==> flow/design.v <==
`timescale 1ns / 1ps
module convolution_stage2 (
          in1,
          in2,
          in3,
          in4,
          in5,
          in6,
          in7,
          in8,
          clk,
          rst,
          start,
          conv_out
  );
input [99:0] in1, in2, in3, in4, in5, in6, in7, in8;
input         clk, rst, start;
output reg [7:0] conv_out;
wire  [3:0]  in1_1, in1_2, in1_3, in1_4, in1_5, in1_6, in1_7, in1_8, in1_9, in1_10, in1_11, in1_12, in1_13;
wire [3:0]   in1_14, in1_15, in1_16, in1_17, in1_18, in1_19, in1_20, in1_21, in1_22, in1_23, in1_24, in1_25;
wire  [3:0]  in2_1, in2_2, in2_3, in2_4, in2_5, in2_6, in2_7, in2_8, in2_9, in2_10, in2_11, in2_12, in2_13;
wire [3:0]   in2_14, in2_15, in2_16, in2_17, in2_18, in2_19, in2_20, in2_21, in2_22, in2_23, in2_24, in2_25;
wire  [3:0]  in3_1, in3_2, in3_3, in3_4, in3_5, in3_6, in3_7, in3_8, in3_9, in3_10, in3_11, in3_12, in3_13;
wire [3:0]   in3_14, in3_15, in3_16, in3_17, in3_18, in3_19, in3_20, in3_21, in3_22, in3_23, in3_24, in3_25;
wire  [3:0]  in4_1, in4_2, in4_3, in4_4, in4_5, in4_6, in4_7, in4_8, in4_9, in4_10, in4_11, in4_12, in4_13;
wire [3:0]   in4_14, in4_15, in4_16, in4_17, in4_18, in4_19, in4_20, in4_21, in4_22, in4_23, in4_24, in4_25;
wire  [3:0]  in5_1, in5_2, in5_3, in5_4, in5_5, in5_6, in5_7, in5_8, in5_9, in5_10, in5_11, in5_12, in5_13;
wire [3:0]   in5_14, in5_15, in5_16, in5_17, in5_18, in5_19, in5_20, in5_21, in5_22, in5_23, in5_24, in5_25;
wire  [3:0]  in6_1, in6_2, in6_3, in6_4, in6_5, in6_6, in6_7, in6_8, in6_9, in6_10, in6_11, in6_12, in6_13;
wire [3:0]   in6_14, in6_15, in6_16, in6_17, in6_18, in6_19, in6_20, in6_21, in6_22, in6_23, in6_24, in6_25;
wire  [3:0]  in7_1, in7_2, in7_3, in7_4, in7_5, in7_6, in7_7, in7_8, in7_9, in7_10, in7_11, in7_12, in7_13;
wire [3:0]   in7_14, in7_15, in7_16, in7_17, in7_18, in7_19, in7_20, in7_21, in7_22, in7_23, in7_24, in7_25;
wire  [3:0]  in8_1, in8_2, in8_3, in8_4, in8_5, in8_6, in8_7, in8_8, in8_9, in8_10, in8_11, in8_12, in8_13;
wire [3:0]   in8_14, in8_15, in8_16, in8_17, in8_18, in8_19, in8_20, in8_21, in8_22, in8_23, in8_24, in8_25;
wire [8:0]   sum1, sum2, sum3, sum4;
wire  [7:0]  mul1_1, mul1_2, mul1_3, mul1_4, mul1_5, mul1_6, mul1_7, mul1_8, mul1_9, mul1_10, mul1_11, mul1_12, mul1_13;
wire [7:0]   mul1_14, mul1_15, mul1_16, mul1_17, mul1_18, mul1_19, mul1_20, mul1_21, mul1_22, mul1_23, mul1_24, mul1_25;
wire  [7:0]  mul2_1, mul2_2, mul2_3, mul2_4, mul2_5, mul2_6, mul2_7, mul2_8, mul2_9, mul2_10, mul2_11, mul2_12, mul2_13;
wire [7:0]   mul2_14, mul2_15, mul2_16, mul2_17, mul2_18, mul2_19, mul2_20, mul2_21, mul2_22, mul2_23, mul2_24, mul2_25;
wire  [7:0]  mul3_1, mul3_2, mul3_3, mul3_4, mul3_5, mul3_6, mul3_7, mul3_8, mul3_9, mul3_10, mul3_11, mul3_12, mul3_13;
wire [7:0]   mul3_14, mul3_15, mul3_16, mul3_17, mul3_18, mul3_19, mul3_20, mul3_21, mul3_22, mul3_23, mul3_24, mul3_25;
wire  [7:0]  mul4_1, mul4_2, mul4_3, mul4_4, mul4_5, mul4_6, mul4_7, mul4_8, mul4_9, mul4_10, mul4_11, mul4_12, mul4_13;
wire [7:0]   mul4_14, mul4_15, mul4_16, mul4_17, mul4_18, mul4_19, mul4_20, mul4_21, mul4_22, mul4_23, mul4_24, mul4_25;
wire [8:0]   temp_out;
always @ ( posedge clk ) begin
  if (rst) begin
  conv_out  <=  0;
  end
  else
    begin
      conv_out <= temp_out[7:0];
    end
end
assign in1_1 	= (start) ? in1[99:96]   	: 4'h0;
assign in1_2 	= (start) ? in1[95:92]   	: 4'h0;
assign in1_3 	= (start) ? in1[91:88]   	: 4'h0;
assign in1_4 	= (start) ? in1[87:84]   	: 4'h0;
assign in1_5 	= (start) ? in1[83:80]   	: 4'h0;
assign in1_6 	= (start) ? in1[79:76]   	: 4'h0;
assign in1_7 	= (start) ? in1[75:72]   	: 4'h0;
assign in1_8 	= (start) ? in1[71:68]   	: 4'h0;
assign in1_9 	= (start) ? in1[67:64]   	: 4'h0;
assign in1_10 	= (start) ? in1[63:60]  	: 4'h0;
assign in1_11 	= (start) ? in1[59:56]  	: 4'h0;
assign in1_12 	= (start) ? in1[55:52]  	: 4'h0;
assign in1_13 	= (start) ? in1[51:48]  	: 4'h0;
assign in1_14	= (start) ? in1[47:44]  	: 4'h0;
assign in1_15 	= (start) ? in1[43:40]  	: 4'h0;
assign in1_16 	= (start) ? in1[39:36]  	: 4'h0;
assign in1_17 	= (start) ? in1[35:32]  	: 4'h0;
assign in1_18 	= (start) ? in1[31:28]  	: 4'h0;
assign in1_19 	= (start) ? in1[27:24]  	: 4'h0;
assign in1_20 	= (start) ? in1[23:20]  	: 4'h0;
assign in1_21 	= (start) ? in1[19:16]  	: 4'h0;
assign in1_22 	= (start) ? in1[15:12]  	: 4'h0;
assign in1_23 	= (start) ? in1[11:8]   	: 4'h0;
assign in1_24 	= (start) ? in1[7:4]    	: 4'h0;
assign in1_25 	= (start) ? in1[3:0]   		: 4'h0;
assign in2_1 	= (start) ? in2[99:96]   	: 4'h0;
assign in2_2 	= (start) ? in2[95:92]   	: 4'h0;
assign in2_3 	= (start) ? in2[91:88]   	: 4'h0;
assign in2_4 	= (start) ? in2[87:84]   	: 4'h0;
assign in2_5 	= (start) ? in2[83:80]   	: 4'h0;
assign in2_6 	= (start) ? in2[79:76]   	: 4'h0;
assign in2_7 	= (start) ? in2[75:72]   	: 4'h0;
assign in2_8 	= (start) ? in2[71:68]   	: 4'h0;
assign in2_9 	= (start) ? in2[67:64]   	: 4'h0;
assign in2_10 	= (start) ? in2[63:60]  	: 4'h0;
assign in2_11 	= (start) ? in2[59:56]  	: 4'h0;
assign in2_12 	= (start) ? in2[55:52]  	: 4'h0;
assign in2_13 	= (start) ? in2[51:48]  	: 4'h0;
assign in2_14	= (start) ? in2[47:44]  	: 4'h0;
assign in2_15 	= (start) ? in2[43:40]  	: 4'h0;
assign in2_16 	= (start) ? in2[39:36]  	: 4'h0;
assign in2_17 	= (start) ? in2[35:32]  	: 4'h0;
assign in2_18 	= (start) ? in2[31:28]  	: 4'h0;
assign in2_19 	= (start) ? in2[27:24]  	: 4'h0;
assign in2_20 	= (start) ? in2[23:20]  	: 4'h0;
assign in2_21 	= (start) ? in2[19:16]  	: 4'h0;
assign in2_22 	= (start) ? in2[15:12]  	: 4'h0;
assign in2_23 	= (start) ? in2[11:8]   	: 4'h0;
assign in2_24 	= (start) ? in2[7:4]    	: 4'h0;
assign in2_25 	= (start) ? in2[3:0]   		: 4'h0;
assign in3_1 	= (start) ? in3[99:96]   	: 4'h0;
assign in3_2 	= (start) ? in3[95:92]   	: 4'h0;
assign in3_3 	= (start) ? in3[91:88]   	: 4'h0;
assign in3_4 	= (start) ? in3[87:84]   	: 4'h0;
assign in3_5 	= (start) ? in3[83:80]   	: 4'h0;
assign in3_6 	= (start) ? in3[79:76]   	: 4'h0;
assign in3_7 	= (start) ? in3[75:72]   	: 4'h0;
assign in3_8 	= (start) ? in3[71:68]   	: 4'h0;
assign in3_9 	= (start) ? in3[67:64]   	: 4'h0;
assign in3_10 	= (start) ? in3[63:60]  	: 4'h0;
assign in3_11 	= (start) ? in3[59:56]  	: 4'h0;
assign in3_12 	= (start) ? in3[55:52]  	: 4'h0;
assign in3_13 	= (start) ? in3[51:48]  	: 4'h0;
assign in3_14	= (start) ? in3[47:44]  	: 4'h0;
assign in3_15 	= (start) ? in3[43:40]  	: 4'h0;
assign in3_16 	= (start) ? in3[39:36]  	: 4'h0;
assign in3_17 	= (start) ? in3[35:32]  	: 4'h0;
assign in3_18 	= (start) ? in3[31:28]  	: 4'h0;
assign in3_19 	= (start) ? in3[27:24]  	: 4'h0;
assign in3_20 	= (start) ? in3[23:20]  	: 4'h0;
assign in3_21 	= (start) ? in3[19:16]  	: 4'h0;
assign in3_22 	= (start) ? in3[15:12]  	: 4'h0;
assign in3_23 	= (start) ? in3[11:8]   	: 4'h0;
assign in3_24 	= (start) ? in3[7:4]    	: 4'h0;
assign in3_25 	= (start) ? in3[3:0]   		: 4'h0;
assign in4_1 	= (start) ? in4[99:96]   	: 4'h0;
assign in4_2 	= (start) ? in4[95:92]   	: 4'h0;
assign in4_3 	= (start) ? in4[91:88]   	: 4'h0;
assign in4_4 	= (start) ? in4[87:84]   	: 4'h0;
assign in4_5 	= (start) ? in4[83:80]   	: 4'h0;
assign in4_6 	= (start) ? in4[79:76]   	: 4'h0;
assign in4_7 	= (start) ? in4[75:72]   	: 4'h0;
assign in4_8 	= (start) ? in4[71:68]   	: 4'h0;
assign in4_9 	= (start) ? in4[67:64]   	: 4'h0;
assign in4_10 	= (start) ? in4[63:60]  	: 4'h0;
assign in4_11 	= (start) ? in4[59:56]  	: 4'h0;
assign in4_12 	= (start) ? in4[55:52]  	: 4'h0;
assign in4_13 	= (start) ? in4[51:48]  	: 4'h0;
assign in4_14	= (start) ? in4[47:44]  	: 4'h0;
assign in4_15 	= (start) ? in4[43:40]  	: 4'h0;
assign in4_16 	= (start) ? in4[39:36]  	: 4'h0;
assign in4_17 	= (start) ? in4[35:32]  	: 4'h0;
assign in4_18 	= (start) ? in4[31:28]  	: 4'h0;
assign in4_19 	= (start) ? in4[27:24]  	: 4'h0;
assign in4_20 	= (start) ? in4[23:20]  	: 4'h0;
assign in4_21 	= (start) ? in4[19:16]  	: 4'h0;
assign in4_22 	= (start) ? in4[15:12]  	: 4'h0;
assign in4_23 	= (start) ? in4[11:8]   	: 4'h0;
assign in4_24 	= (start) ? in4[7:4]    	: 4'h0;
assign in4_25 	= (start) ? in4[3:0]   		: 4'h0;
assign in5_1 	= (start) ? in5[99:96]   	: 4'h0;
assign in5_2 	= (start) ? in5[95:92]   	: 4'h0;
assign in5_3 	= (start) ? in5[91:88]   	: 4'h0;
assign in5_4 	= (start) ? in5[87:84]   	: 4'h0;
assign in5_5 	= (start) ? in5[83:80]   	: 4'h0;
assign in5_6 	= (start) ? in5[79:76]   	: 4'h0;
assign in5_7 	= (start) ? in5[75:72]   	: 4'h0;
assign in5_8 	= (start) ? in5[71:68]   	: 4'h0;
assign in5_9 	= (start) ? in5[67:64]   	: 4'h0;
assign in5_10 	= (start) ? in5[63:60]  	: 4'h0;
assign in5_11 	= (start) ? in5[59:56]  	: 4'h0;
assign in5_12 	= (start) ? in5[55:52]  	: 4'h0;
assign in5_13 	= (start) ? in5[51:48]  	: 4'h0;
assign in5_14	= (start) ? in5[47:44]  	: 4'h0;
assign in5_15 	= (start) ? in5[43:40]  	: 4'h0;
assign in5_16 	= (start) ? in5[39:36]  	: 4'h0;
assign in5_17 	= (start) ? in5[35:32]  	: 4'h0;
assign in5_18 	= (start) ? in5[31:28]  	: 4'h0;
assign in5_19 	= (start) ? in5[27:24]  	: 4'h0;
assign in5_20 	= (start) ? in5[23:20]  	: 4'h0;
assign in5_21 	= (start) ? in5[19:16]  	: 4'h0;
assign in5_22 	= (start) ? in5[15:12]  	: 4'h0;
assign in5_23 	= (start) ? in5[11:8]   	: 4'h0;
assign in5_24 	= (start) ? in5[7:4]    	: 4'h0;
assign in5_25 	= (start) ? in5[3:0]   		: 4'h0;
assign in6_1 	= (start) ? in6[99:96]   	: 4'h0;
assign in6_2 	= (start) ? in6[95:92]   	: 4'h0;
assign in6_3 	= (start) ? in6[91:88]   	: 4'h0;
assign in6_4 	= (start) ? in6[87:84]   	: 4'h0;
assign in6_5 	= (start) ? in6[83:80]   	: 4'h0;
assign in6_6 	= (start) ? in6[79:76]   	: 4'h0;
assign in6_7 	= (start) ? in6[75:72]   	: 4'h0;
assign in6_8 	= (start) ? in6[71:68]   	: 4'h0;
assign in6_9 	= (start) ? in6[67:64]   	: 4'h0;
assign in6_10 	= (start) ? in6[63:60]  	: 4'h0;
assign in6_11 	= (start) ? in6[59:56]  	: 4'h0;
assign in6_12 	= (start) ? in6[55:52]  	: 4'h0;
assign in6_13 	= (start) ? in6[51:48]  	: 4'h0;
assign in6_14	= (start) ? in6[47:44]  	: 4'h0;
assign in6_15 	= (start) ? in6[43:40]  	: 4'h0;
assign in6_16 	= (start) ? in6[39:36]  	: 4'h0;
assign in6_17 	= (start) ? in6[35:32]  	: 4'h0;
assign in6_18 	= (start) ? in6[31:28]  	: 4'h0;
assign in6_19 	= (start) ? in6[27:24]  	: 4'h0;
assign in6_20 	= (start) ? in6[23:20]  	: 4'h0;
assign in6_21 	= (start) ? in6[19:16]  	: 4'h0;
assign in6_22 	= (start) ? in6[15:12]  	: 4'h0;
assign in6_23 	= (start) ? in6[11:8]   	: 4'h0;
assign in6_24 	= (start) ? in6[7:4]    	: 4'h0;
assign in6_25 	= (start) ? in6[3:0]   		: 4'h0;
assign in7_1 	= (start) ? in7[99:96]   	: 4'h0;
assign in7_2 	= (start) ? in7[95:92]   	: 4'h0;
assign in7_3 	= (start) ? in7[91:88]   	: 4'h0;
assign in7_4 	= (start) ? in7[87:84]   	: 4'h0;
assign in7_5 	= (start) ? in7[83:80]   	: 4'h0;
assign in7_6 	= (start) ? in7[79:76]   	: 4'h0;
assign in7_7 	= (start) ? in7[75:72]   	: 4'h0;
assign in7_8 	= (start) ? in7[71:68]   	: 4'h0;
assign in7_9 	= (start) ? in7[67:64]   	: 4'h0;
assign in7_10 	= (start) ? in7[63:60]  	: 4'h0;
assign in7_11 	= (start) ? in7[59:56]  	: 4'h0;
assign in7_12 	= (start) ? in7[55:52]  	: 4'h0;
assign in7_13 	= (start) ? in7[51:48]  	: 4'h0;
assign in7_14	= (start) ? in7[47:44]  	: 4'h0;
assign in7_15 	= (start) ? in7[43:40]  	: 4'h0;
assign in7_16 	= (start) ? in7[39:36]  	: 4'h0;
assign in7_17 	= (start) ? in7[35:32]  	: 4'h0;
assign in7_18 	= (start) ? in7[31:28]  	: 4'h0;
assign in7_19 	= (start) ? in7[27:24]  	: 4'h0;
assign in7_20 	= (start) ? in7[23:20]  	: 4'h0;
assign in7_21 	= (start) ? in7[19:16]  	: 4'h0;
assign in7_22 	= (start) ? in7[15:12]  	: 4'h0;
assign in7_23 	= (start) ? in7[11:8]   	: 4'h0;
assign in7_24 	= (start) ? in7[7:4]    	: 4'h0;
assign in7_25 	= (start) ? in7[3:0]   		: 4'h0;
assign in8_1 	= (start) ? in8[99:96]   	: 4'h0;
assign in8_2 	= (start) ? in8[95:92]   	: 4'h0;
assign in8_3 	= (start) ? in8[91:88]   	: 4'h0;
assign in8_4 	= (start) ? in8[87:84]   	: 4'h0;
assign in8_5 	= (start) ? in8[83:80]   	: 4'h0;
assign in8_6 	= (start) ? in8[79:76]   	: 4'h0;
assign in8_7 	= (start) ? in8[75:72]   	: 4'h0;
assign in8_8 	= (start) ? in8[71:68]   	: 4'h0;
assign in8_9 	= (start) ? in8[67:64]   	: 4'h0;
assign in8_10 	= (start) ? in8[63:60]  	: 4'h0;
assign in8_11 	= (start) ? in8[59:56]  	: 4'h0;
assign in8_12 	= (start) ? in8[55:52]  	: 4'h0;
assign in8_13 	= (start) ? in8[51:48]  	: 4'h0;
assign in8_14	= (start) ? in8[47:44]  	: 4'h0;
assign in8_15 	= (start) ? in8[43:40]  	: 4'h0;
assign in8_16 	= (start) ? in8[39:36]  	: 4'h0;
assign in8_17 	= (start) ? in8[35:32]  	: 4'h0;
assign in8_18 	= (start) ? in8[31:28]  	: 4'h0;
assign in8_19 	= (start) ? in8[27:24]  	: 4'h0;
assign in8_20 	= (start) ? in8[23:20]  	: 4'h0;
assign in8_21 	= (start) ? in8[19:16]  	: 4'h0;
assign in8_22 	= (start) ? in8[15:12]  	: 4'h0;
assign in8_23 	= (start) ? in8[11:8]   	: 4'h0;
assign in8_24 	= (start) ? in8[7:4]    	: 4'h0;
assign in8_25 	= (start) ? in8[3:0]   		: 4'h0;
assign mul1_1 = (start) ? (in1_1 * in5_1) : 8'h00;
assign mul1_2 = (start) ? (in1_2 * in5_2) : 8'h00;
assign mul1_3 = (start) ? (in1_3 * in5_3) : 8'h00;
assign mul1_4 = (start) ? (in1_4 * in5_4) : 8'h00;
assign mul1_5 = (start) ? (in1_5 * in5_5) : 8'h00;
assign mul1_6 = (start) ? (in1_6 * in5_6) : 8'h00;
assign mul1_7 = (start) ? (in1_7 * in5_7) : 8'h00;
assign mul1_8 = (start) ? (in1_8 * in5_8) : 8'h00;
assign mul1_9 = (start) ? (in1_9 * in5_9) : 8'h00;
assign mul1_10 = (start) ? (in1_10 * in5_10) : 8'h00;
assign mul1_11 = (start) ? (in1_11 * in5_11) : 8'h00;
assign mul1_12 = (start) ? (in1_12 * in5_12) : 8'h00;
assign mul1_13 = (start) ? (in1_13 * in5_13) : 8'h00;
assign mul1_14 = (start) ? (in1_14 * in5_14) : 8'h00;
assign mul1_15 = (start) ? (in1_15 * in5_15) : 8'h00;
assign mul1_16 = (start) ? (in1_16 * in5_16) : 8'h00;
assign mul1_17 = (start) ? (in1_17 * in5_17) : 8'h00;
assign mul1_18 = (start) ? (in1_18 * in5_18) : 8'h00;
assign mul1_19 = (start) ? (in1_19 * in5_19) : 8'h00;
assign mul1_20 = (start) ? (in1_20 * in5_20) : 8'h00;
assign mul1_21 = (start) ? (in1_21 * in5_21) : 8'h00;
assign mul1_22 = (start) ? (in1_22 * in5_22) : 8'h00;
assign mul1_23 = (start) ? (in1_23 * in5_23) : 8'h00;
assign mul1_24 = (start) ? (in1_24 * in5_24) : 8'h00;
assign mul1_25 = (start) ? (in1_25 * in5_25) : 8'h00;
assign mul2_1 = (start) ? (in2_1 * in6_1) : 8'h00;
assign mul2_2 = (start) ? (in2_2 * in6_2) : 8'h00;
assign mul2_3 = (start) ? (in2_3 * in6_3) : 8'h00;
assign mul2_4 = (start) ? (in2_4 * in6_4) : 8'h00;
assign mul2_5 = (start) ? (in2_5 * in6_5) : 8'h00;
assign mul2_6 = (start) ? (in2_6 * in6_6) : 8'h00;
assign mul2_7 = (start) ? (in2_7 * in6_7) : 8'h00;
assign mul2_8 = (start) ? (in2_8 * in6_8) : 8'h00;
assign mul2_9 = (start) ? (in2_9 * in6_9) : 8'h00;
assign mul2_10 = (start) ? (in2_10 * in6_10) : 8'h00;
assign mul2_11 = (start) ? (in2_11 * in6_11) : 8'h00;
assign mul2_12 = (start) ? (in2_12 * in6_12) : 8'h00;
assign mul2_13 = (start) ? (in2_13 * in6_13) : 8'h00;
assign mul2_14 = (start) ? (in2_14 * in6_14) : 8'h00;
assign mul2_15 = (start) ? (in2_15 * in6_15) : 8'h00;
assign mul2_16 = (start) ? (in2_16 * in6_16) : 8'h00;
assign mul2_17 = (start) ? (in2_17 * in6_17) : 8'h00;
assign mul2_18 = (start) ? (in2_18 * in6_18) : 8'h00;
assign mul2_19 = (start) ? (in2_19 * in6_19) : 8'h00;
assign mul2_20 = (start) ? (in2_20 * in6_20) : 8'h00;
assign mul2_21 = (start) ? (in2_21 * in6_21) : 8'h00;
assign mul2_22 = (start) ? (in2_22 * in6_22) : 8'h00;
assign mul2_23 = (start) ? (in2_23 * in6_23) : 8'h00;
assign mul2_24 = (start) ? (in2_24 * in6_24) : 8'h00;
assign mul2_25 = (start) ? (in2_25 * in6_25) : 8'h00;
assign mul3_1 = (start) ? (in3_1 * in7_1) : 8'h00;
assign mul3_2 = (start) ? (in3_2 * in7_2) : 8'h00;
assign mul3_3 = (start) ? (in3_3 * in7_3) : 8'h00;
assign mul3_4 = (start) ? (in3_4 * in7_4) : 8'h00;
assign mul3_5 = (start) ? (in3_5 * in7_5) : 8'h00;
assign mul3_6 = (start) ? (in3_6 * in7_6) : 8'h00;
assign mul3_7 = (start) ? (in3_7 * in7_7) : 8'h00;
assign mul3_8 = (start) ? (in3_8 * in7_8) : 8'h00;
assign mul3_9 = (start) ? (in3_9 * in7_9) : 8'h00;
assign mul3_10 = (start) ? (in3_10 * in7_10) : 8'h00;
assign mul3_11 = (start) ? (in3_11 * in7_11) : 8'h00;
assign mul3_12 = (start) ? (in3_12 * in7_12) : 8'h00;
assign mul3_13 = (start) ? (in3_13 * in7_13) : 8'h00;
assign mul3_14 = (start) ? (in3_14 * in7_14) : 8'h00;
assign mul3_15 = (start) ? (in3_15 * in7_15) : 8'h00;
assign mul3_16 = (start) ? (in3_16 * in7_16) : 8'h00;
assign mul3_17 = (start) ? (in3_17 * in7_17) : 8'h00;
assign mul3_18 = (start) ? (in3_18 * in7_18) : 8'h00;
assign mul3_19 = (start) ? (in3_19 * in7_19) : 8'h00;
assign mul3_20 = (start) ? (in3_20 * in7_20) : 8'h00;
assign mul3_21 = (start) ? (in3_21 * in7_21) : 8'h00;
assign mul3_22 = (start) ? (in3_22 * in7_22) : 8'h00;
assign mul3_23 = (start) ? (in3_23 * in7_23) : 8'h00;
assign mul3_24 = (start) ? (in3_24 * in7_24) : 8'h00;
assign mul3_25 = (start) ? (in3_25 * in7_25) : 8'h00;
assign mul4_1 = (start) ? (in4_1 * in8_1) : 8'h00;
assign mul4_2 = (start) ? (in4_2 * in8_2) : 8'h00;
assign mul4_3 = (start) ? (in4_3 * in8_3) : 8'h00;
assign mul4_4 = (start) ? (in4_4 * in8_4) : 8'h00;
assign mul4_5 = (start) ? (in4_5 * in8_5) : 8'h00;
assign mul4_6 = (start) ? (in4_6 * in8_6) : 8'h00;
assign mul4_7 = (start) ? (in4_7 * in8_7) : 8'h00;
assign mul4_8 = (start) ? (in4_8 * in8_8) : 8'h00;
assign mul4_9 = (start) ? (in4_9 * in8_9) : 8'h00;
assign mul4_10 = (start) ? (in4_10 * in8_10) : 8'h00;
assign mul4_11 = (start) ? (in4_11 * in8_11) : 8'h00;
assign mul4_12 = (start) ? (in4_12 * in8_12) : 8'h00;
assign mul4_13 = (start) ? (in4_13 * in8_13) : 8'h00;
assign mul4_14 = (start) ? (in4_14 * in8_14) : 8'h00;
assign mul4_15 = (start) ? (in4_15 * in8_15) : 8'h00;
assign mul4_16 = (start) ? (in4_16 * in8_16) : 8'h00;
assign mul4_17 = (start) ? (in4_17 * in8_17) : 8'h00;
assign mul4_18 = (start) ? (in4_18 * in8_18) : 8'h00;
assign mul4_19 = (start) ? (in4_19 * in8_19) : 8'h00;
assign mul4_20 = (start) ? (in4_20 * in8_20) : 8'h00;
assign mul4_21 = (start) ? (in4_21 * in8_21) : 8'h00;
assign mul4_22 = (start) ? (in4_22 * in8_22) : 8'h00;
assign mul4_23 = (start) ? (in4_23 * in8_23) : 8'h00;
assign mul4_24 = (start) ? (in4_24 * in8_24) : 8'h00;
assign mul4_25 = (start) ? (in4_25 * in8_25) : 8'h00;
assign sum1 = mul1_1 + mul1_2 + mul1_3 + mul1_4 + mul1_5 + mul1_6 + mul1_7 + mul1_8 + mul1_9 + mul1_10 + mul1_11 + mul1_12 + mul1_13 + mul1_14 +
              mul1_15 + mul1_16 + mul1_17 + mul1_18 + mul1_19 + mul1_20 + mul1_21 + mul1_22 + mul1_23 + mul1_24 + mul1_25;
assign sum2 = mul2_1 + mul2_2 + mul2_3 + mul2_4 + mul2_5 + mul2_6 + mul2_7 + mul2_8 + mul2_9 + mul2_10 + mul2_11 + mul2_12 + mul2_13 + mul2_14 +
              mul2_15 + mul2_16 + mul2_17 + mul2_18 + mul2_19 + mul2_20 + mul2_21 + mul2_22 + mul2_23 + mul2_24 + mul2_25;
assign sum3 = mul3_1 + mul3_2 + mul3_3 + mul3_4 + mul3_5 + mul3_6 + mul3_7 + mul3_8 + mul3_9 + mul3_10 + mul3_11 + mul3_12 + mul3_13 + mul3_14 +
              mul3_15 + mul3_16 + mul3_17 + mul3_18 + mul3_19 + mul3_20 + mul3_21 + mul3_22 + mul3_23 + mul3_24 + mul3_25;
assign sum4 = mul4_1 + mul4_2 + mul4_3 + mul4_4 + mul4_5 + mul4_6 + mul4_7 + mul4_8 + mul4_9 + mul4_10 + mul4_11 + mul4_12 + mul4_13 + mul4_14 +
              mul4_15 + mul4_16 + mul4_17 + mul4_18 + mul4_19 + mul4_20 + mul4_21 + mul4_22 + mul4_23 + mul4_24 + mul4_25;
assign temp_out = sum1  + sum2 + sum3  + sum4;
endmodule  
# Tool chain data of convolution_stage2

The steps from the RTL of convolution_stage2 to its reports follow in flow order.
Line numbers count from 1 in the design file above.
Not given: --

Design top: convolution_stage2
Clock port: clk
Cell library: sky130hd
Corner: tt_025C_1v80

# Word-level counts

Counts by Yosys on the flattened word-level netlist (proc, flatten, opt, wreduce; memories kept). Register bits leave out memories and registers merged into their read ports (data or address); mux counts leave out enables and synchronous resets folded into registers. Print and check cells are left out. Cells with the same type and inputs are merged into one.

Bits in registers: 8
Bits of input ports: 803
Output and inout bits: 8
Elaborated cells: 500

Add/sub/neg operators: 99
Multiply operators: 100
Muxes and demuxes: 300

Operators with widths:

| kind                      | number |
| multiplier 4 x 4 -> 8 bit | 100 |
| two-way mux 8 bit         | 100 |
| two-way mux 4 bit         | 200 |
| adder 8 bit               | 99 |

# Longest topological paths

Depth = most cells in a row (Yosys ltp): at word level without a register or memory, in the mapped netlist without a sequential cell, where the memories' decode and read muxes count.

Word-level depth: 30
ABC_AREA: 0
Mapped depth: 44
Mapped depth without buffers: 41

# After synthesis

The flow's flattened synthesis, as Yosys stat reports it; memories are mapped. The netlist is that of the ABC_AREA named above (0 if unset); the other value can give another one.

Standard cells after synthesis: 7243
Chip area (Yosys): 62821.5 sq um
Area of sequential cells: 160.2 sq um
Flip-flops: 8
Buffers: 244

Cells by type:

| cell                      | number | total area (sq um) |
| sky130_fd_sc_hd__fa_1     | 992    | 1.99E+04 |
| sky130_fd_sc_hd__ha_1     | 1266   | 1.58E+04 |
| sky130_fd_sc_hd__and3_1   | 1092   | 6.83E+03 |
| sky130_fd_sc_hd__inv_1    | 1245   | 4.67E+03 |
| sky130_fd_sc_hd__xnor2_1  | 386    | 3.38E+03 |
| sky130_fd_sc_hd__nand3_1  | 510    | 2.55E+03 |
| sky130_fd_sc_hd__a21oi_1  | 286    | 1.43E+03 |
| sky130_fd_sc_hd__a21o_1   | 184    | 1.38E+03 |
| sky130_fd_sc_hd__xor2_1   | 154    | 1.35E+03 |
| sky130_fd_sc_hd__nand2_1  | 351    | 1.32E+03 |
| sky130_fd_sc_hd__clkbuf_1 | 239    | 897.11 |
| sky130_fd_sc_hd__nor2_1   | 202    | 758.227 |
| sky130_fd_sc_hd__and2_1   | 89     | 556.784 |
| sky130_fd_sc_hd__o21bai_1 | 55     | 412.896 |
| sky130_fd_sc_hd__xnor3_1  | 17     | 382.867 |
| sky130_fd_sc_hd__o21ai_0  | 66     | 330.317 |
| sky130_fd_sc_hd__nand2b_1 | 28     | 175.168 |
| sky130_fd_sc_hd__dfxtp_1  | 8      | 160.154 |

Not listed: further types 14, cells in them 73.

# Timing after synthesis

Source: OpenSTA report_checks on the synthesized netlist (no wires, ideal clock, input and output delay 20% of the period each), path of least setup slack; recovery checks are left aside. Register names are those of the netlist, which keeps one name where synthesis merged equal registers.

Path kind: in2reg
From: input port start
To: register conv_out[7]
Clock period: 14000 ps
Input delay: 2800 ps
Library setup time: 70 ps
Time at the first pin: 2800 ps
Arrival: 13247 ps
Required time: 13930 ps
Path slack: 683 ps
Delay of the path: 10517 ps
Driving pins on the path: 41
Buffers on the path: 4
Synthesis period reached: 13317 ps

"delay of the path" is the arrival time less input delay plus setup time.
"driving pins on the path" counts driving pins, that of a launching flip-flop among them; a cell with two outputs on the path counts twice.
"synthesis period reached" is the clock period less the worst setup slack; recovery checks do not enter. This is arithmetic on one report: input and output delays are still those of the set period (20% each).
The rows between start and end are the longest chain of elaborated cells between them; the timing report does not say that the signal goes this way. Where chains are equally long, one stands for them.
Each line given opens the expression or statement behind the cell; cells for indexed reads and writes are added by Yosys, which also makes memories of some case tables.

Cells stage by stage: sky130_fd_sc_hd__clkbuf_1 -> sky130_fd_sc_hd__clkbuf_1 -> sky130_fd_sc_hd__clkbuf_1 -> sky130_fd_sc_hd__clkbuf_1 -> sky130_fd_sc_hd__nand3_1 -> sky130_fd_sc_hd__fa_1 -> sky130_fd_sc_hd__fa_1 -> sky130_fd_sc_hd__inv_1 -> sky130_fd_sc_hd__fa_1 -> sky130_fd_sc_hd__a21o_1 -> sky130_fd_sc_hd__a21oi_1 -> sky130_fd_sc_hd__xor2_1 -> sky130_fd_sc_hd__nor2_1 -> sky130_fd_sc_hd__fa_1 -> sky130_fd_sc_hd__inv_1 -> sky130_fd_sc_hd__fa_1 -> sky130_fd_sc_hd__inv_1 -> sky130_fd_sc_hd__fa_1 -> [5 not listed] -> sky130_fd_sc_hd__inv_1 -> sky130_fd_sc_hd__fa_1 -> sky130_fd_sc_hd__inv_1 -> sky130_fd_sc_hd__fa_1 -> sky130_fd_sc_hd__fa_1 -> sky130_fd_sc_hd__fa_1 -> sky130_fd_sc_hd__inv_1 -> sky130_fd_sc_hd__fa_1 -> sky130_fd_sc_hd__xnor2_1 -> sky130_fd_sc_hd__xnor2_1 -> sky130_fd_sc_hd__xnor2_1 -> sky130_fd_sc_hd__xnor2_1 -> sky130_fd_sc_hd__xnor2_1 -> sky130_fd_sc_hd__xnor2_1 -> sky130_fd_sc_hd__xnor2_1 -> sky130_fd_sc_hd__and3_2 -> sky130_fd_sc_hd__a211o_1 -> sky130_fd_sc_hd__a21oi_1
Cells in the longest elaborated chain: 30
Elaborated cells between the ends (all ways): 499
Source lines of those cells: 305
Classes of those cells: 99 x add/sub; 100 x mul; 300 x mux

RTL lines, path post-synthesis:

| element                   | line | source |
| from (decl)               | 17   | `input         clk, rst, start;` |
| two-way mux 4 bit         | 54   | `assign in1_1 = (start) ? in1[99:96] : 4'h0;` |
| multiplier 4 x 4 -> 8 bit | 254  | `assign mul1_1 = (start) ? (in1_1 * in5_1) : 8'h00;` |
| two-way mux 8 bit         | 254  |  |
| adder 8 bit x24           | 354  | `assign sum1 = mul1_1 + mul1_2 + mul1_3 + mul1_4 + mul1_5 + mul1_6 + mul1_7 + mul1_8 + mul1_9 + mul1_10 + mul1_ ...` |
| adder 8 bit x3            | 362  | `assign temp_out = sum1  + sum2 + sum3  + sum4;` |
| to (assign)               | 47   | `conv_out  <=  0;` |
| to (assign)               | 51   | `conv_out <= temp_out[7:0];` |
| to (decl)                 | 18   | `output reg [7:0] conv_out;` |

# Worst path after layout

Path of least setup slack in the final report of job 2 (OpenROAD, finished layout, wires in). Where an end is a register, its clock arrival counts in the times.
The path's times are printed in steps of 10 ps; the period is the one set.

Path kind: in2reg
From: input port start
To: register conv_out[7]
Clock period: 10200 ps
Input delay: 2040 ps
Library setup time: 70 ps
Time at the first pin: 2040 ps
Arrival: 12430 ps
Required time: 10370 ps
Path slack: -2070 ps
Driving pins on the path: 42
Buffers on the path: 5

The rows between start and end are the longest chain of elaborated cells between them; the timing report does not say that the signal goes this way. Where chains are equally long, one stands for them.

Cells stage by stage: sky130_fd_sc_hd__buf_16 -> sky130_fd_sc_hd__buf_12 -> sky130_fd_sc_hd__buf_12 -> sky130_fd_sc_hd__clkbuf_4 -> sky130_fd_sc_hd__buf_4 -> sky130_fd_sc_hd__and3_1 -> sky130_fd_sc_hd__ha_1 -> sky130_fd_sc_hd__ha_1 -> sky130_fd_sc_hd__ha_1 -> sky130_fd_sc_hd__fa_2 -> sky130_fd_sc_hd__a21o_1 -> sky130_fd_sc_hd__a21oi_2 -> sky130_fd_sc_hd__xor2_1 -> sky130_fd_sc_hd__nor2_1 -> sky130_fd_sc_hd__fa_1 -> sky130_fd_sc_hd__inv_1 -> sky130_fd_sc_hd__fa_1 -> sky130_fd_sc_hd__inv_1 -> [6 not listed] -> sky130_fd_sc_hd__inv_1 -> sky130_fd_sc_hd__fa_1 -> sky130_fd_sc_hd__inv_1 -> sky130_fd_sc_hd__fa_1 -> sky130_fd_sc_hd__fa_1 -> sky130_fd_sc_hd__fa_1 -> sky130_fd_sc_hd__inv_1 -> sky130_fd_sc_hd__fa_2 -> sky130_fd_sc_hd__xnor2_2 -> sky130_fd_sc_hd__xnor2_1 -> sky130_fd_sc_hd__xnor2_1 -> sky130_fd_sc_hd__xnor2_1 -> sky130_fd_sc_hd__xnor2_1 -> sky130_fd_sc_hd__xnor2_1 -> sky130_fd_sc_hd__xnor2_1 -> sky130_fd_sc_hd__and3_4 -> sky130_fd_sc_hd__a211o_1 -> sky130_fd_sc_hd__a21oi_2
Cells in the longest elaborated chain: 30
Elaborated cells between the ends (all ways): 499
Source lines of those cells: 305
Classes of those cells: 99 x add/sub; 100 x mul; 300 x mux

RTL lines, path post-layout:

| element                   | line | source |
| from (decl)               | 17   | `input         clk, rst, start;` |
| two-way mux 4 bit         | 54   | `assign in1_1 = (start) ? in1[99:96] : 4'h0;` |
| multiplier 4 x 4 -> 8 bit | 254  | `assign mul1_1 = (start) ? (in1_1 * in5_1) : 8'h00;` |
| two-way mux 8 bit         | 254  |  |
| adder 8 bit x24           | 354  | `assign sum1 = mul1_1 + mul1_2 + mul1_3 + mul1_4 + mul1_5 + mul1_6 + mul1_7 + mul1_8 + mul1_9 + mul1_10 + mul1_ ...` |
| adder 8 bit x3            | 362  | `assign temp_out = sum1  + sum2 + sum3  + sum4;` |
| to (assign)               | 47   | `conv_out  <=  0;` |
| to (assign)               | 51   | `conv_out <= temp_out[7:0];` |
| to (decl)                 | 18   | `output reg [7:0] conv_out;` |

==> results <==
Measured results for convolution_stage2: 6 stored runs of the Yosys and OpenROAD flow on sky130hd. The settings differ; the order carries no meaning. The constraints put input and output delay at 20% of the set period each and load the outputs with 0.01 pF.
"reached clock period" is the run's clock period less its worst setup slack. It is reckoned from that one timing run; input and output delays stay at 20% of the period that was set.
By "critical path time" is meant the share of the clock period that the worst setup path is allowed (20% is reserved at inputs, 20% at outputs), minus its slack. Clock arrival times at its registers enter into it.
"critical path time" is given in steps of 10 ps.
Among the settings, -- means not set for that run.
Among the results, -- means that no value is shown for the run.

| name                                      | job 1 | job 2    | job 3    | job 4    | job 5    | job 6    |
| ABC_AREA                                  | 1     | 0        | --       | --       | 1        | --       |
| CAP_MARGIN                                | 5     | 20       | 20       | 20       | 0        | 20       |
| CELL_PAD_IN_SITES_GLOBAL_PLACEMENT        | 1     | --       | 1        | --       | --       | --       |
| CORE_ASPECT_RATIO                         | 0.77  | 1.43     | --       | --       | --       | --       |
| CORE_MARGIN                               | 2     | 2        | 2        | 2        | 2        | 2        |
| CORE_UTILIZATION                          | 60    | 60       | 15       | 40       | 20       | 40       |
| CTS_CLUSTER_DIAMETER                      | 277   | --       | --       | --       | 140      | --       |
| CTS_CLUSTER_SIZE                          | 48    | --       | 33       | --       | 51       | --       |
| GPL_ROUTABILITY_DRIVEN                    | 0     | 0        | 1        | --       | 1        | --       |
| GPL_TIMING_DRIVEN                         | 0     | 1        | --       | --       | --       | --       |
| MAX_ROUTING_LAYER                         | met4  | met5     | met4     | --       | --       | --       |
| MIN_ROUTING_LAYER                         | met1  | --       | --       | --       | met1     | --       |
| PLACE_DENSITY                             | 0.49  | 0.49     | --       | --       | 0.68     | --       |
| SETUP_SLACK_MARGIN                        | -0.19 | 0.21     | --       | --       | --       | --       |
| SLEW_MARGIN                               | 40    | 25       | 20       | 20       | 25       | 20       |
| TNS_END_PERCENT                           | 35    | 95       | --       | --       | --       | --       |
| period_ns                                 | 14.5  | 10.2     | 14.0     | 13.5     | 21.5     | 18.9     |
| CELL_PAD_IN_SITES_DETAIL_PLACEMENT        | --    | --       | 2        | --       | 0        | --       |
| HOLD_SLACK_MARGIN                         | --    | --       | 0.11     | --       | --       | --       |
| setup TNS (ps)                            | --    | -5898    | 0        | 0        | 0        | 0        |
| std-cell area (final layout) (sq um)      | --    | 83904.2  | 79537.5  | 74710.4  | 80034.3  | 72973.7  |
| mapped cell area after synthesis (sq um)  | --    | 62821.5  | 62821.5  | 62821.5  | 66557.6  | 62821.5  |
| critical path time (ps)                   | --    | 10230    | 10760    | 10410    | 11990    | 11590    |
| class of the worst setup path             | --    | in2reg   | in2reg   | in2reg   | in2reg   | in2reg   |
| full die area (sq um)                     | --    | 107348.0 | 424003.0 | 160240.0 | 337416.0 | 160240.0 |
| worst hold slack in the final report (ps) | --    | 2548     | 3540     | 3241     | 4861     | 4344     |
| worst setup slack after layout (ps)       | --    | -2069    | 440      | 391      | 5213     | 3525     |
| reached clock period (ps)                 | --    | 12269    | 13560    | 13109    | 16287    | 15375    |
| utilization of the finished layout (%)    | --    | 81.0     | 19.1     | 47.9     | 24.2     | 46.8     |

Job 1: no results, placement failed with GPL-0301
